==> flow/design.v <==
`timescale 1ns / 1ps
module addkeyancon(data_in,k1,k,data_out);
 input[63:0] data_in,k1,k;
 output[63:0] data_out;
 assign data_out = data_in ^ k1 ^ k;
endmodule
`timescale 1ns / 1ps
module linear_mprime(data_in,data_out);
	input [63:0] data_in;
	output [63:0] data_out;
	wire [31:0] ims;
    		  assign ims[0] = data_in[59] ^ data_in[55];
		  assign ims[1] = data_in[54] ^ data_in[50];		  
		  assign ims[2] = data_in[61] ^ data_in[49];
		  assign ims[3] = data_in[60] ^ data_in[56];
        assign data_out[63] = ims[0] ^ data_in[51];
        assign data_out[62] = data_in[62] ^ ims[1];
        assign data_out[61] = data_in[57] ^ ims[2];
        assign data_out[60] = ims[3] ^ data_in[52];
        assign data_out[59] = data_in[63] ^ ims[0];
        assign data_out[58] = data_in[58] ^ ims[1];
        assign data_out[57] = data_in[53] ^ ims[2];
        assign data_out[56] = ims[3] ^ data_in[48];
		  assign ims[4] = data_in[63] ^ data_in[51];
		  assign ims[5] = data_in[62] ^ data_in[58];		  
		  assign ims[6] = data_in[57] ^ data_in[53];
		  assign ims[7] = data_in[52] ^ data_in[48];
        assign data_out[55] = data_in[59] ^ ims[4];
        assign data_out[54] = ims[5] ^ data_in[54];
        assign data_out[53] = ims[6] ^ data_in[49];
        assign data_out[52] = data_in[60] ^ ims[7];
        assign data_out[51] = data_in[55] ^ ims[4];
        assign data_out[50] = ims[5] ^ data_in[50];
        assign data_out[49] = data_in[61] ^ ims[6];
        assign data_out[48] = data_in[56] ^ ims[7];
		  assign ims[8] = data_in[47] ^ data_in[43];
		  assign ims[9] = data_in[42] ^ data_in[38];		  
		  assign ims[10] = data_in[37] ^ data_in[33];
		  assign ims[11] = data_in[44] ^ data_in[32];
        assign data_out[47] = ims[8] ^ data_in[39];
        assign data_out[46] = ims[9] ^ data_in[34];
        assign data_out[45] = data_in[45] ^ ims[10];
        assign data_out[44] = ims[11] ^ data_in[40];
        assign data_out[43] = ims[8] ^ data_in[35];
        assign data_out[42] = data_in[46] ^ ims[9];
        assign data_out[41] = data_in[41] ^ ims[10];
        assign data_out[40] = ims[11] ^ data_in[36];
		  assign ims[12] = data_in[39] ^ data_in[35];
		  assign ims[13] = data_in[46] ^ data_in[34];		  
		  assign ims[14] = data_in[45] ^ data_in[41];
		  assign ims[15] = data_in[40] ^ data_in[36];
		  assign data_out[39] = data_in[47] ^ ims[12];
        assign data_out[38] = ims[13] ^ data_in[42];
        assign data_out[37] = ims[14] ^ data_in[37];
        assign data_out[36] = ims[15] ^ data_in[32];
        assign data_out[35] = data_in[43] ^ ims[12];
        assign data_out[34] = ims[13] ^ data_in[38];
        assign data_out[33] = ims[14] ^ data_in[33];
        assign data_out[32] = data_in[44] ^ ims[15];
		  assign ims[16] = data_in[31] ^ data_in[27];
		  assign ims[17] = data_in[26] ^ data_in[22];		  
		  assign ims[18] = data_in[21] ^ data_in[17];
		  assign ims[19] = data_in[28] ^ data_in[16];
        assign data_out[31] = ims[16] ^ data_in[23];
        assign data_out[30] = ims[17] ^ data_in[18];
        assign data_out[29] = data_in[29] ^ ims[18];
        assign data_out[28] = ims[19] ^ data_in[24];
        assign data_out[27] = ims[16] ^ data_in[19];
        assign data_out[26] = data_in[30] ^ ims[17];
        assign data_out[25] = data_in[25] ^ ims[18];
        assign data_out[24] = ims[19] ^ data_in[20];
		  assign ims[20] = data_in[23] ^ data_in[19];
		  assign ims[21] = data_in[30] ^ data_in[18];		  
		  assign ims[22] = data_in[29] ^ data_in[25];
		  assign ims[23] = data_in[24] ^ data_in[20];
        assign data_out[23] = data_in[31] ^ ims[20];
        assign data_out[22] = ims[21] ^ data_in[26];
        assign data_out[21] = ims[22] ^ data_in[21];
        assign data_out[20] = ims[23] ^ data_in[16];
        assign data_out[19] = data_in[27] ^ ims[20];
        assign data_out[18] = ims[21] ^ data_in[22];
        assign data_out[17] = ims[22] ^ data_in[17];
        assign data_out[16] = data_in[28] ^ ims[23];
		  assign ims[24] = data_in[11] ^ data_in[7];
		  assign ims[25] = data_in[6]  ^ data_in[2];		  
		  assign ims[26] = data_in[13] ^ data_in[1];
		  assign ims[27] = data_in[12] ^ data_in[8];
        assign data_out[15] = ims[24] ^ data_in[3];
        assign data_out[14] = data_in[14] ^ ims[25];
        assign data_out[13] = ims[26] ^ data_in[9];
        assign data_out[12] = ims[27] ^ data_in[4];
        assign data_out[11] = data_in[15] ^ ims[24];
        assign data_out[10] = data_in[10] ^ ims[25];
        assign data_out[9]  = ims[26] ^ data_in[5];
        assign data_out[8]  = ims[27] ^ data_in[0];
		  assign ims[28] = data_in[15] ^ data_in[3];
		  assign ims[29] = data_in[14] ^ data_in[10];		  
		  assign ims[30] = data_in[9] ^ data_in[5];
		  assign ims[31] = data_in[4] ^ data_in[0];
        assign data_out[7]  = ims[28] ^ data_in[11];
        assign data_out[6]  = ims[29] ^ data_in[6];
        assign data_out[5]  = ims[30] ^ data_in[1];
        assign data_out[4]  = data_in[12] ^ ims[31];
        assign data_out[3]  = ims[28] ^ data_in[7];
        assign data_out[2]  = ims[29] ^ data_in[2];
        assign data_out[1]  = ims[30] ^ data_in[13];
        assign data_out[0]  = data_in[8] ^ ims[31];
endmodule
`timescale 1ns / 1ps
module linear_m(data_in,data_out);
	input [63:0] data_in;
	output [63:0] data_out;
	wire [63:0] mp;
   linear_mprime mp1(data_in, mp);
	assign data_out[63:60] = mp[63:60];
	assign data_out[59:56] = mp[43:40];
	assign data_out[55:52] = mp[23:20];
	assign data_out[51:48] = mp[3:0];
	assign data_out[47:44] = mp[47:44];
	assign data_out[43:40] = mp[27:24];
	assign data_out[39:36] = mp[7:4];
	assign data_out[35:32] = mp[51:48];
	assign data_out[31:28] = mp[31:28];
	assign data_out[27:24] = mp[11:8];
	assign data_out[23:20] = mp[55:52];
	assign data_out[19:16] = mp[35:32];
	assign data_out[15:12] = mp[15:12];
	assign data_out[11:8]  = mp[59:56];
	assign data_out[7:4]   = mp[39:36];
	assign data_out[3:0]   = mp[19:16];
endmodule
`timescale 1ns / 1ps
module linear_m_inv(data_in,data_out);
	input [63:0] data_in;
	output [63:0] data_out;
	wire [63:0] mp;
	assign mp[63:60] = data_in[63:60];
	assign mp[59:56] = data_in[11:8];
	assign mp[55:52] = data_in[23:20];
	assign mp[51:48] = data_in[35:32];
	assign mp[47:44] = data_in[47:44];
	assign mp[43:40] = data_in[59:56];
	assign mp[39:36] = data_in[7:4];
	assign mp[35:32] = data_in[19:16];
	assign mp[31:28] = data_in[31:28];
	assign mp[27:24] = data_in[43:40];
	assign mp[23:20] = data_in[55:52];
	assign mp[19:16] = data_in[3:0];
	assign mp[15:12] = data_in[15:12];
	assign mp[11:8]  = data_in[27:24];
	assign mp[7:4]   = data_in[39:36];
	assign mp[3:0]   = data_in[51:48];
	linear_mprime mp0(mp,data_out);
endmodule
`timescale 1ns / 1ps
module prince_core(data_in,key,rc,data_out);
	input[63:0] data_in,key,rc;
	output [63:0] data_out;
	wire [63:0] sb_out,m_out,m_out0,xor_out;
	sbox s1(data_in,sb_out);
	linear_m m_0(sb_out,m_out);
	addkeyancon akc1(m_out,key,rc,data_out);
endmodule
module prince_core1(data_in,key,rc,data_out);
	input[63:0] data_in,key,rc;
	output [63:0] data_out;
	wire [63:0] m_out,xor_out;
	addkeyancon akc2(data_in,key,rc,xor_out);
	linear_m_inv m_1(xor_out,m_out);
	invsbox s1(m_out,data_out);
endmodule
module sbox(data_in,data_out);
	input [63:0] data_in;
	output [63:0] data_out;
	function [3:0] sb;
		input [3:0] x;
		case (x)
			4'h0: sb = 4'd11; 4'h1: sb = 4'd15; 4'h2: sb = 4'd3;  4'h3: sb = 4'd2;
			4'h4: sb = 4'd10; 4'h5: sb = 4'd12; 4'h6: sb = 4'd9;  4'h7: sb = 4'd1;
			4'h8: sb = 4'd6;  4'h9: sb = 4'd7;  4'ha: sb = 4'd8;  4'hb: sb = 4'd0;
			4'hc: sb = 4'd14; 4'hd: sb = 4'd5;  4'he: sb = 4'd13; default: sb = 4'd4;
		endcase
	endfunction
	assign data_out={
	  sb(data_in[63:60]),sb(data_in[59:56]),sb(data_in[55:52]),sb(data_in[51:48]),
	  sb(data_in[47:44]),sb(data_in[43:40]),sb(data_in[39:36]),sb(data_in[35:32]),
	  sb(data_in[31:28]),sb(data_in[27:24]),sb(data_in[23:20]),sb(data_in[19:16]),
	  sb(data_in[15:12]),sb(data_in[11: 8]),sb(data_in[ 7: 4]),sb(data_in[ 3: 0])
	};
endmodule
module invsbox(data_in,data_out);
	input [63:0] data_in;
	output [63:0] data_out;
	function [3:0] isb;
		input [3:0] x;
		case (x)
			4'h0: isb = 4'd11; 4'h1: isb = 4'd7;  4'h2: isb = 4'd3;  4'h3: isb = 4'd2;
			4'h4: isb = 4'd15; 4'h5: isb = 4'd13; 4'h6: isb = 4'd8;  4'h7: isb = 4'd9;
			4'h8: isb = 4'd10; 4'h9: isb = 4'd6;  4'ha: isb = 4'd4;  4'hb: isb = 4'd0;
			4'hc: isb = 4'd5;  4'hd: isb = 4'd14; 4'he: isb = 4'd12; default: isb = 4'd1;
		endcase
	endfunction
	assign data_out={
	  isb(data_in[63:60]),isb(data_in[59:56]),isb(data_in[55:52]),isb(data_in[51:48]),
	  isb(data_in[47:44]),isb(data_in[43:40]),isb(data_in[39:36]),isb(data_in[35:32]),
	  isb(data_in[31:28]),isb(data_in[27:24]),isb(data_in[23:20]),isb(data_in[19:16]),
	  isb(data_in[15:12]),isb(data_in[11: 8]),isb(data_in[ 7: 4]),isb(data_in[ 3: 0])
	};
endmodule
`timescale 1ns / 1ps
module prince_top(plaintext,key,ciphertext);
	input [63:0] plaintext;
	input [127:0] key;
	output [63:0] ciphertext;	
	wire [63:0] m[0:11],m1,m2,subkey;
	wire [63:0] ai[1:5];
	assign ai[1]=64'h13198A2E03707344;
	assign ai[2]=64'hA4093822299F31D0;
	assign ai[3]=64'h082EFA98EC4E6C89;
	assign ai[4]=64'h452821E638D01377;
	assign ai[5]=64'hBE5466CF34E90C6C;
	addkeyancon akc1(plaintext,key[127:64],key[63:0],m[0]);
	prince_core p001(m[0],key[63:0],ai[1],m[1]);
	prince_core p011(m[1],key[63:0],ai[2],m[2]);
	prince_core p021(m[2],key[63:0],ai[3],m[3]);
	prince_core p031(m[3],key[63:0],ai[4],m[4]);
	prince_core p041(m[4],key[63:0],ai[5],m[5]);
	sbox s1(m[5],m1);
	linear_mprime mm1(m1,m2);
	invsbox ss1(m2,m[6]);
	getk11 k11(key[63:0],subkey);
	prince_core1 p101(m[6],subkey,ai[5],m[7]);	
	prince_core1 p111(m[7],subkey,ai[4],m[8]);	
	prince_core1 p121(m[8],subkey,ai[3],m[9]);
	prince_core1 p131(m[9],subkey,ai[2],m[10]);
	prince_core1 p141(m[10],subkey,ai[1],m[11]);
   addkeyancon akc31(m[11],subkey,{key[64],key[127:66],key[65]^ key[127]},ciphertext);	
endmodule
module getk11(key,wk);
   input  [63:0] key;
   output [63:0] wk;
	assign wk = {~key[63:62],key[61:56],~key[55],key[54],~key[53],
		key[52],~key[51:50],key[49:46],~key[45],key[44],
		~key[43],key[42:41],~key[40:39],key[38],~key[37:36],
		key[35],~key[34:30],key[29:28],~key[27],key[26:25],
		~key[24],key[23],~key[22:18],key[17:15],~key[14],
		key[13],~key[12],key[11:8],~key[7:6],key[5],
		~key[4:2],key[1],~key[0]};
endmodule
module prince_enc (
    input  wire         clk,
    input  wire         rst,         
    input  wire         in_valid,
    output wire         in_ready,
    input  wire [63:0]  plaintext,
    input  wire [127:0] key,         
    output reg          out_valid,
    output reg  [63:0]  ciphertext
);
    reg         v1;
    reg [63:0]  pt_r;
    reg [127:0] key_r;
    wire [63:0] ct;
    assign in_ready = 1'b1;
    always @(posedge clk) begin
        if (rst) begin
            v1        <= 1'b0;
            out_valid <= 1'b0;
        end else begin
            v1        <= in_valid;
            out_valid <= v1;
        end
    end
    always @(posedge clk) begin
        if (in_valid) begin
            pt_r  <= plaintext;
            key_r <= key;
        end
        if (v1)
            ciphertext <= ct;
    end
    prince_top u_prince (
        .plaintext  (pt_r),
        .key        (key_r),
        .ciphertext (ct)
    );
endmodule
Reports on prince_enc. What the tools print for prince_enc, step after step. Lines are those of the file above, counted from 1. Not given: n/a

Top module: prince_enc. Clock: clk. Standard-cell library: sky130hd. Library corner: tt_025C_1v80.

Word-level counts. Yosys after proc, flatten, opt, wreduce and memory -nomap, before mapping. Enables and synchronous resets that opt folds into registers are not counted as muxes. Memory bits, and registers merged into a memory's read port (data or address), are not among the register bits. Print and check cells are not counted. Equal cells are merged and count once. Yosys's memory passes give these memory sizes; they may raise the number of words (mostly to a power of two), join words into wider ones and drop unused or constant bits.

Under bitwise operators stands 1098.

Operators with widths (number): XOR 1 bit (1057); XOR 64 bit (14); NOT 25 bit (4); NOT 33 bit (2); NOT 30 bit (2); NOT 27 bit (2); NOT 2 bit (5); NOT 5 bit (2); NOT 1 bit (9); NOT 3 bit (1).

For register bits after elaboration the number is 258. Under bits in read-only memories stands 12288. The figure for memories is 192. Input port bits: 195. The entry for output and inout port bits reads 66. The figure for elaborated cells is 1295.

Memory list: (no name shown) (depth 16, bits a word 4, read ports 1, wr ports 0, RTL line 177) `case (x)`; (no name shown) (depth 16, bits a word 4, read ports 1, wr ports 0, RTL line 177); (no name shown) (depth 16, bits a word 4, read ports 1, wr ports 0, RTL line 177); (no name shown) (depth 16, bits a word 4, read ports 1, wr ports 0, RTL line 177); (no name shown) (depth 16, bits a word 4, read ports 1, wr ports 0, RTL line 177); (no name shown) (depth 16, bits a word 4, read ports 1, wr ports 0, RTL line 177).

Further memories, not shown: 186.

Depth. Longest topological path by Yosys (ltp), each cell counted once; first at word level (registers and memories cut), then after technology mapping (sequential cells cut; the memories' decode and read muxes count).

Under depth after elaboration stands 5. Under ABC_AREA stands 0. Under gate-level depth with buffers stands 90. For depth with buffers taken out the number is 89.

Synthesis result. Source: synth_stat.txt of the flow (Yosys; design flattened, memories mapped). It holds for the ABC_AREA given above (unset counts as 0); a run with the other value may have another netlist. Totals and module areas in this step are rounded.

The entry for standard cells after synthesis reads 6636. The figure for synthesis area is 63260 sq um. Under area of sequential cells stands 7727 sq um. For flip-flop cells the number is 258. The entry for buffers reads 130.

Cell types: sky130_fd_sc_hd__xnor2_1 (number 911, area in all 7.98E+03 sq um); sky130_fd_sc_hd__ha_1 (number 630, area in all 7882.56 sq um); sky130_fd_sc_hd__edfxtp_1 (number 256, area in all 7.69E+03 sq um); sky130_fd_sc_hd__xnor3_1 (number 267, area in all 6.01E+03 sq um); sky130_fd_sc_hd__mux2i_1 (number 389, area in all 3.89E+03 sq um); sky130_fd_sc_hd__xor2_1 (number 369, area in all 3231.85 sq um); sky130_fd_sc_hd__inv_1 (number 542, area in all 2.03E+03 sq um); sky130_fd_sc_hd__xor3_1 (number 70, area in all 1.66E+03 sq um); sky130_fd_sc_hd__xnor2_2 (number 76, area in all 1.24E+03 sq um); sky130_fd_sc_hd__a21oi_1 (number 235, area in all 1.18E+03 sq um); sky130_fd_sc_hd__nor2_1 (number 269, area in all 1.01E+03 sq um); sky130_fd_sc_hd__mux2_2 (number 84, area in all 945.907 sq um); sky130_fd_sc_hd__o211ai_1 (number 126, area in all 945.907 sq um); sky130_fd_sc_hd__o21ai_0 (number 184, area in all 920.883 sq um); sky130_fd_sc_hd__a211oi_1 (number 115, area in all 863.328 sq um); sky130_fd_sc_hd__nand2_1 (number 212, area in all 795.763 sq um); sky130_fd_sc_hd__nand3_1 (number 134, area in all 670.643 sq um); sky130_fd_sc_hd__o211a_1 (number 58, area in all 580.557 sq um).

Not listed: further types 127, cells in them 1709. By module: a second synthesis without flattening, with its own total; a netlist apart from the flattened one above.

The entry for cell total of the unflattened synthesis reads 5419. The figure for area (unflattened synthesis) is 72920 sq um.

Each row is one instance without its submodules.

Modules: addkeyancon (times used 12, cells 64, area 1521 sq um, seq. area 0.0 sq um); linear_mprime (times used 11, cells 64, area 1642 sq um, seq. area 0.0 sq um); invsbox (times used 6, cells 288, area 2471 sq um, seq. area 0.0 sq um); sbox (times used 6, cells 315, area 2275 sq um, seq. area 0.0 sq um); prince_enc (times used 1, cells 262, area 7751 sq um, seq. area 7727 sq um); getk11 (times used 1, cells 64, area 360.3 sq um, seq. area 0.0 sq um); prince_top (times used 1, cells 3, area 16.3 sq um, seq. area 0.0 sq um); linear_m (times used 5, cells 0, area 0.0 sq um, seq. area 0.0 sq um); linear_m_inv (times used 5, cells 0, area 0.0 sq um, seq. area 0.0 sq um); prince_core (times used 5, cells 0, area 0.0 sq um, seq. area 0.0 sq um); prince_core1 (times used 5, cells 0, area 0.0 sq um, seq. area 0.0 sq um).

Path before layout. OpenSTA on the mapped netlist: ideal clock, no wires. The path of least setup slack (recovery checks aside). Input and output delay are each 20% of the period. Register names are those of the netlist, which keeps one name where synthesis merged equal registers.

Path kind: flip-flop to flip-flop. Start: register key_r[44]. End: register ciphertext[16]. Period: 22000 ps. The figure for setup time is 260 ps. The figure for time at the first pin is 0 ps. The entry for data arrival time reads 17448 ps. For data required time the number is 21740 ps. Path slack: 4292 ps. The entry for path delay reads 17708 ps. For stages the number is 78. For buffers on the path the number is 2. Under synthesis period reached stands 17708 ps.

"path delay" is the arrival time less input delay plus setup time. "stages" counts driving pins, that of a launching flip-flop among them; a cell with two outputs on the path counts twice. "synthesis period reached" = period - worst setup slack (recovery checks aside). The figure is calculated, with input and output delays left at 20% of the set period. Between the ends stands the longest chain of elaborated cells between them, by number of cells; it is not shown to be the way that was timed. Of several equally long chains one is given. A line is the first line of the expression or statement that the cell stems from. Yosys adds cells for indexed reads and writes and turns some case tables into memories. The chain passes a memory read, where the word-level depth is cut; so it can be longer than that depth.

Cell sequence: sky130_fd_sc_hd__edfxtp_1 -> sky130_fd_sc_hd__clkbuf_1 -> sky130_fd_sc_hd__buf_1 -> sky130_fd_sc_hd__xnor2_1 -> sky130_fd_sc_hd__xnor2_1 -> sky130_fd_sc_hd__inv_1 -> sky130_fd_sc_hd__ha_1 -> sky130_fd_sc_hd__or2_1 -> sky130_fd_sc_hd__and3_1 -> sky130_fd_sc_hd__or4_1 -> sky130_fd_sc_hd__nand2_1 -> sky130_fd_sc_hd__inv_1 -> sky130_fd_sc_hd__ha_1 -> sky130_fd_sc_hd__and3_1 -> sky130_fd_sc_hd__a211oi_1 -> sky130_fd_sc_hd__or2_2 -> sky130_fd_sc_hd__xor2_1 -> sky130_fd_sc_hd__xnor2_1 -> [... 42 more ...] -> sky130_fd_sc_hd__a211o_1 -> sky130_fd_sc_hd__a211oi_1 -> sky130_fd_sc_hd__nor4_4 -> sky130_fd_sc_hd__nor3b_1 -> sky130_fd_sc_hd__or4_1 -> sky130_fd_sc_hd__nand2_1 -> sky130_fd_sc_hd__inv_2 -> sky130_fd_sc_hd__ha_1 -> sky130_fd_sc_hd__and3_1 -> sky130_fd_sc_hd__a31oi_1 -> sky130_fd_sc_hd__xnor2_1 -> sky130_fd_sc_hd__xor2_1 -> sky130_fd_sc_hd__xnor2_1 -> sky130_fd_sc_hd__inv_1 -> sky130_fd_sc_hd__ha_1 -> sky130_fd_sc_hd__mux2_1 -> sky130_fd_sc_hd__o21ai_1 -> sky130_fd_sc_hd__xnor2_1. The entry for cells in the longest elaborated chain reads 57. Under elaborated cells between the ends (all ways) stands 953. The figure for source lines of those cells is 99. Classes of those cells: logic (815); memory (138).

RTL lines, path after synthesis: start, declared (RTL line 262) `reg [127:0] key_r;`; start, assigned (RTL line 277) `key_r <= key;`; XOR 64 bit (RTL line 5) `assign data_out = data_in ^ k1 ^ k;`; memory (16 x 4 bit) (RTL line 177) `case (x)`; XOR 1 bit (RTL line 36) `assign ims[8] = data_in[47] ^ data_in[43];`; XOR 1 bit (RTL line 40) `assign data_out[47] = ims[8] ^ data_in[39];`; XOR 64 bit (RTL line 5); NOT 25 bit; memory (16 x 4 bit) (RTL line 177); [... 42 more ...]; memory (16 x 4 bit) (RTL line 196) `case (x)`; XOR 64 bit (RTL line 5); NOT 25 bit; XOR 1 bit (RTL line 75) `assign ims[23] = data_in[24] ^ data_in[20];`; XOR 1 bit (RTL line 83) `assign data_out[16] = data_in[28] ^ ims[23];`; memory (16 x 4 bit) (RTL line 196); XOR 64 bit (2 in a row) (RTL line 5); end, assigned (RTL line 280) `ciphertext <= ct;`; end, declared (RTL line 258) `output reg  [63:0]  ciphertext`.

Timing after layout. From the final timing report of record 1: the path of least setup slack in the routed layout; clock arrival at registers is part of the times. The path's times are printed in steps of 10 ps; the period is the one set.

Path kind: flip-flop to flip-flop. Start: register key_r[80]. End: register ciphertext[18]. Period: 22000 ps. The figure for setup time is 270 ps. The figure for time at the first pin is 600 ps. The entry for data arrival time reads 21640 ps. For data required time the number is 22340 ps. Path slack: 710 ps. For stages the number is 78. For buffers on the path the number is 1.

Between the ends stands the longest chain of elaborated cells between them, by number of cells; it is not shown to be the way that was timed. Of several equally long chains one is given. The chain passes a memory read, where the word-level depth is cut; so it can be longer than that depth.

Cell sequence: sky130_fd_sc_hd__edfxtp_1 -> sky130_fd_sc_hd__xnor2_1 -> sky130_fd_sc_hd__xnor2_1 -> sky130_fd_sc_hd__inv_1 -> sky130_fd_sc_hd__ha_1 -> sky130_fd_sc_hd__or2_1 -> sky130_fd_sc_hd__o211a_1 -> sky130_fd_sc_hd__or4_1 -> sky130_fd_sc_hd__and2_1 -> sky130_fd_sc_hd__inv_1 -> sky130_fd_sc_hd__ha_1 -> sky130_fd_sc_hd__nor3_1 -> sky130_fd_sc_hd__a21oi_1 -> sky130_fd_sc_hd__mux2i_1 -> sky130_fd_sc_hd__xnor2_1 -> sky130_fd_sc_hd__xnor2_1 -> sky130_fd_sc_hd__inv_1 -> sky130_fd_sc_hd__ha_1 -> [... 42 more ...] -> sky130_fd_sc_hd__a211o_1 -> sky130_fd_sc_hd__and4b_1 -> sky130_fd_sc_hd__nor4_4 -> sky130_fd_sc_hd__o21ba_1 -> sky130_fd_sc_hd__or4_1 -> sky130_fd_sc_hd__nand2_1 -> sky130_fd_sc_hd__inv_2 -> sky130_fd_sc_hd__ha_1 -> sky130_fd_sc_hd__and3_1 -> sky130_fd_sc_hd__a31oi_1 -> sky130_fd_sc_hd__xnor2_1 -> sky130_fd_sc_hd__xor2_1 -> sky130_fd_sc_hd__xnor2_1 -> sky130_fd_sc_hd__ha_1 -> sky130_fd_sc_hd__inv_1 -> sky130_fd_sc_hd__mux2_1 -> sky130_fd_sc_hd__mux2i_1 -> sky130_fd_sc_hd__xnor2_1. The entry for cells in the longest elaborated chain reads 58. Under elaborated cells between the ends (all ways) stands 954. The figure for source lines of those cells is 99. Classes of those cells: logic (816); memory (138).

RTL lines, path after layout: start, declared (RTL line 262) `reg [127:0] key_r;`; start, assigned (RTL line 277) `key_r <= key;`; XOR 64 bit (2 in a row) (RTL line 5) `assign data_out = data_in ^ k1 ^ k;`; memory (16 x 4 bit) (RTL line 177) `case (x)`; XOR 1 bit (RTL line 62) `assign ims[18] = data_in[21] ^ data_in[17];`; XOR 1 bit (RTL line 70) `assign data_out[25] = data_in[25] ^ ims[18];`; XOR 64 bit (RTL line 5); NOT 25 bit; memory (16 x 4 bit) (RTL line 177); [... 42 more ...]; memory (16 x 4 bit) (RTL line 196) `case (x)`; XOR 64 bit (RTL line 5); NOT 25 bit; XOR 1 bit (RTL line 75) `assign ims[23] = data_in[24] ^ data_in[20];`; XOR 1 bit (RTL line 83) `assign data_out[16] = data_in[28] ^ ims[23];`; memory (16 x 4 bit) (RTL line 196); XOR 64 bit (2 in a row) (RTL line 5); end, assigned (RTL line 280) `ciphertext <= ct;`; end, declared (RTL line 258) `output reg  [63:0]  ciphertext`.

Lab notebook: prince_enc

Flow measurements of prince_enc on sky130hd: 3 stored runs with different settings, listed in no order. Input and output delays are each 20% of the period that was set; the output load is 0.01 pF. By "clock period achieved" is meant the clock period of the run minus its worst setup slack. This is arithmetic on one report: input and output delays are still those of the set period (20% each). "time on the worst setup path": the worst setup path's part of the clock period (all of it between registers, 20% less for each end at a port) less its slack. A launch clock that arrives late makes it longer, a capture clock that arrives late makes it shorter. "time on the worst setup path" is known to 10 ps. Measured values are rounded.

Record 1 has these settings: CELL_PAD_IN_SITES_GLOBAL_PLACEMENT 2; CORE_ASPECT_RATIO 0.61; CTS_CLUSTER_SIZE 29; MAX_ROUTING_LAYER met4; PLACE_DENSITY_LB_ADDON 0.08; TNS_END_PERCENT 55; period_ns 22.0; CAP_MARGIN 20; CORE_MARGIN 2; CORE_UTILIZATION 40; SLEW_MARGIN 20. The measured synthesis area is 63,260 sq um. The overall die area comes to 161,500 sq um. The std-cell area (final layout) comes to 73,220 sq um. The utilization after routing is 46.8 %. The worst slack on setup checks reads 706 ps. The worst hold slack in the final report comes to 632 ps. The measured clock period achieved is 21,294 ps. For the time on the worst setup path the run shows 21,290 ps. Worst setup path kind: flip-flop to flip-flop.

Record 2 has these settings: CAP_MARGIN 0; CELL_PAD_IN_SITES_GLOBAL_PLACEMENT 2; CORE_ASPECT_RATIO 0.61; CORE_MARGIN 10; CTS_CLUSTER_SIZE 29; GPL_ROUTABILITY_DRIVEN 0; GPL_TIMING_DRIVEN 0; HOLD_SLACK_MARGIN -0.08; MAX_ROUTING_LAYER met4; MIN_ROUTING_LAYER met2; PLACE_DENSITY_LB_ADDON 0.22; SETUP_SLACK_MARGIN 0.51; SLEW_MARGIN 25; TNS_END_PERCENT 55; period_ns 25.2; CORE_UTILIZATION 40. Outcome: stopped before the end: routing reported GRT-0116.

Record 3 has these settings: CELL_PAD_IN_SITES_DETAIL_PLACEMENT 1; CELL_PAD_IN_SITES_GLOBAL_PLACEMENT 0; CORE_UTILIZATION 40; CTS_CLUSTER_DIAMETER 252; CTS_CLUSTER_SIZE 35; MIN_ROUTING_LAYER met2; PLACE_DENSITY_LB_ADDON 0.03; SLEW_MARGIN 10; period_ns 12.5; CAP_MARGIN 20; CORE_MARGIN 2. Outcome: stopped before the end: routing reported GRT-0232.
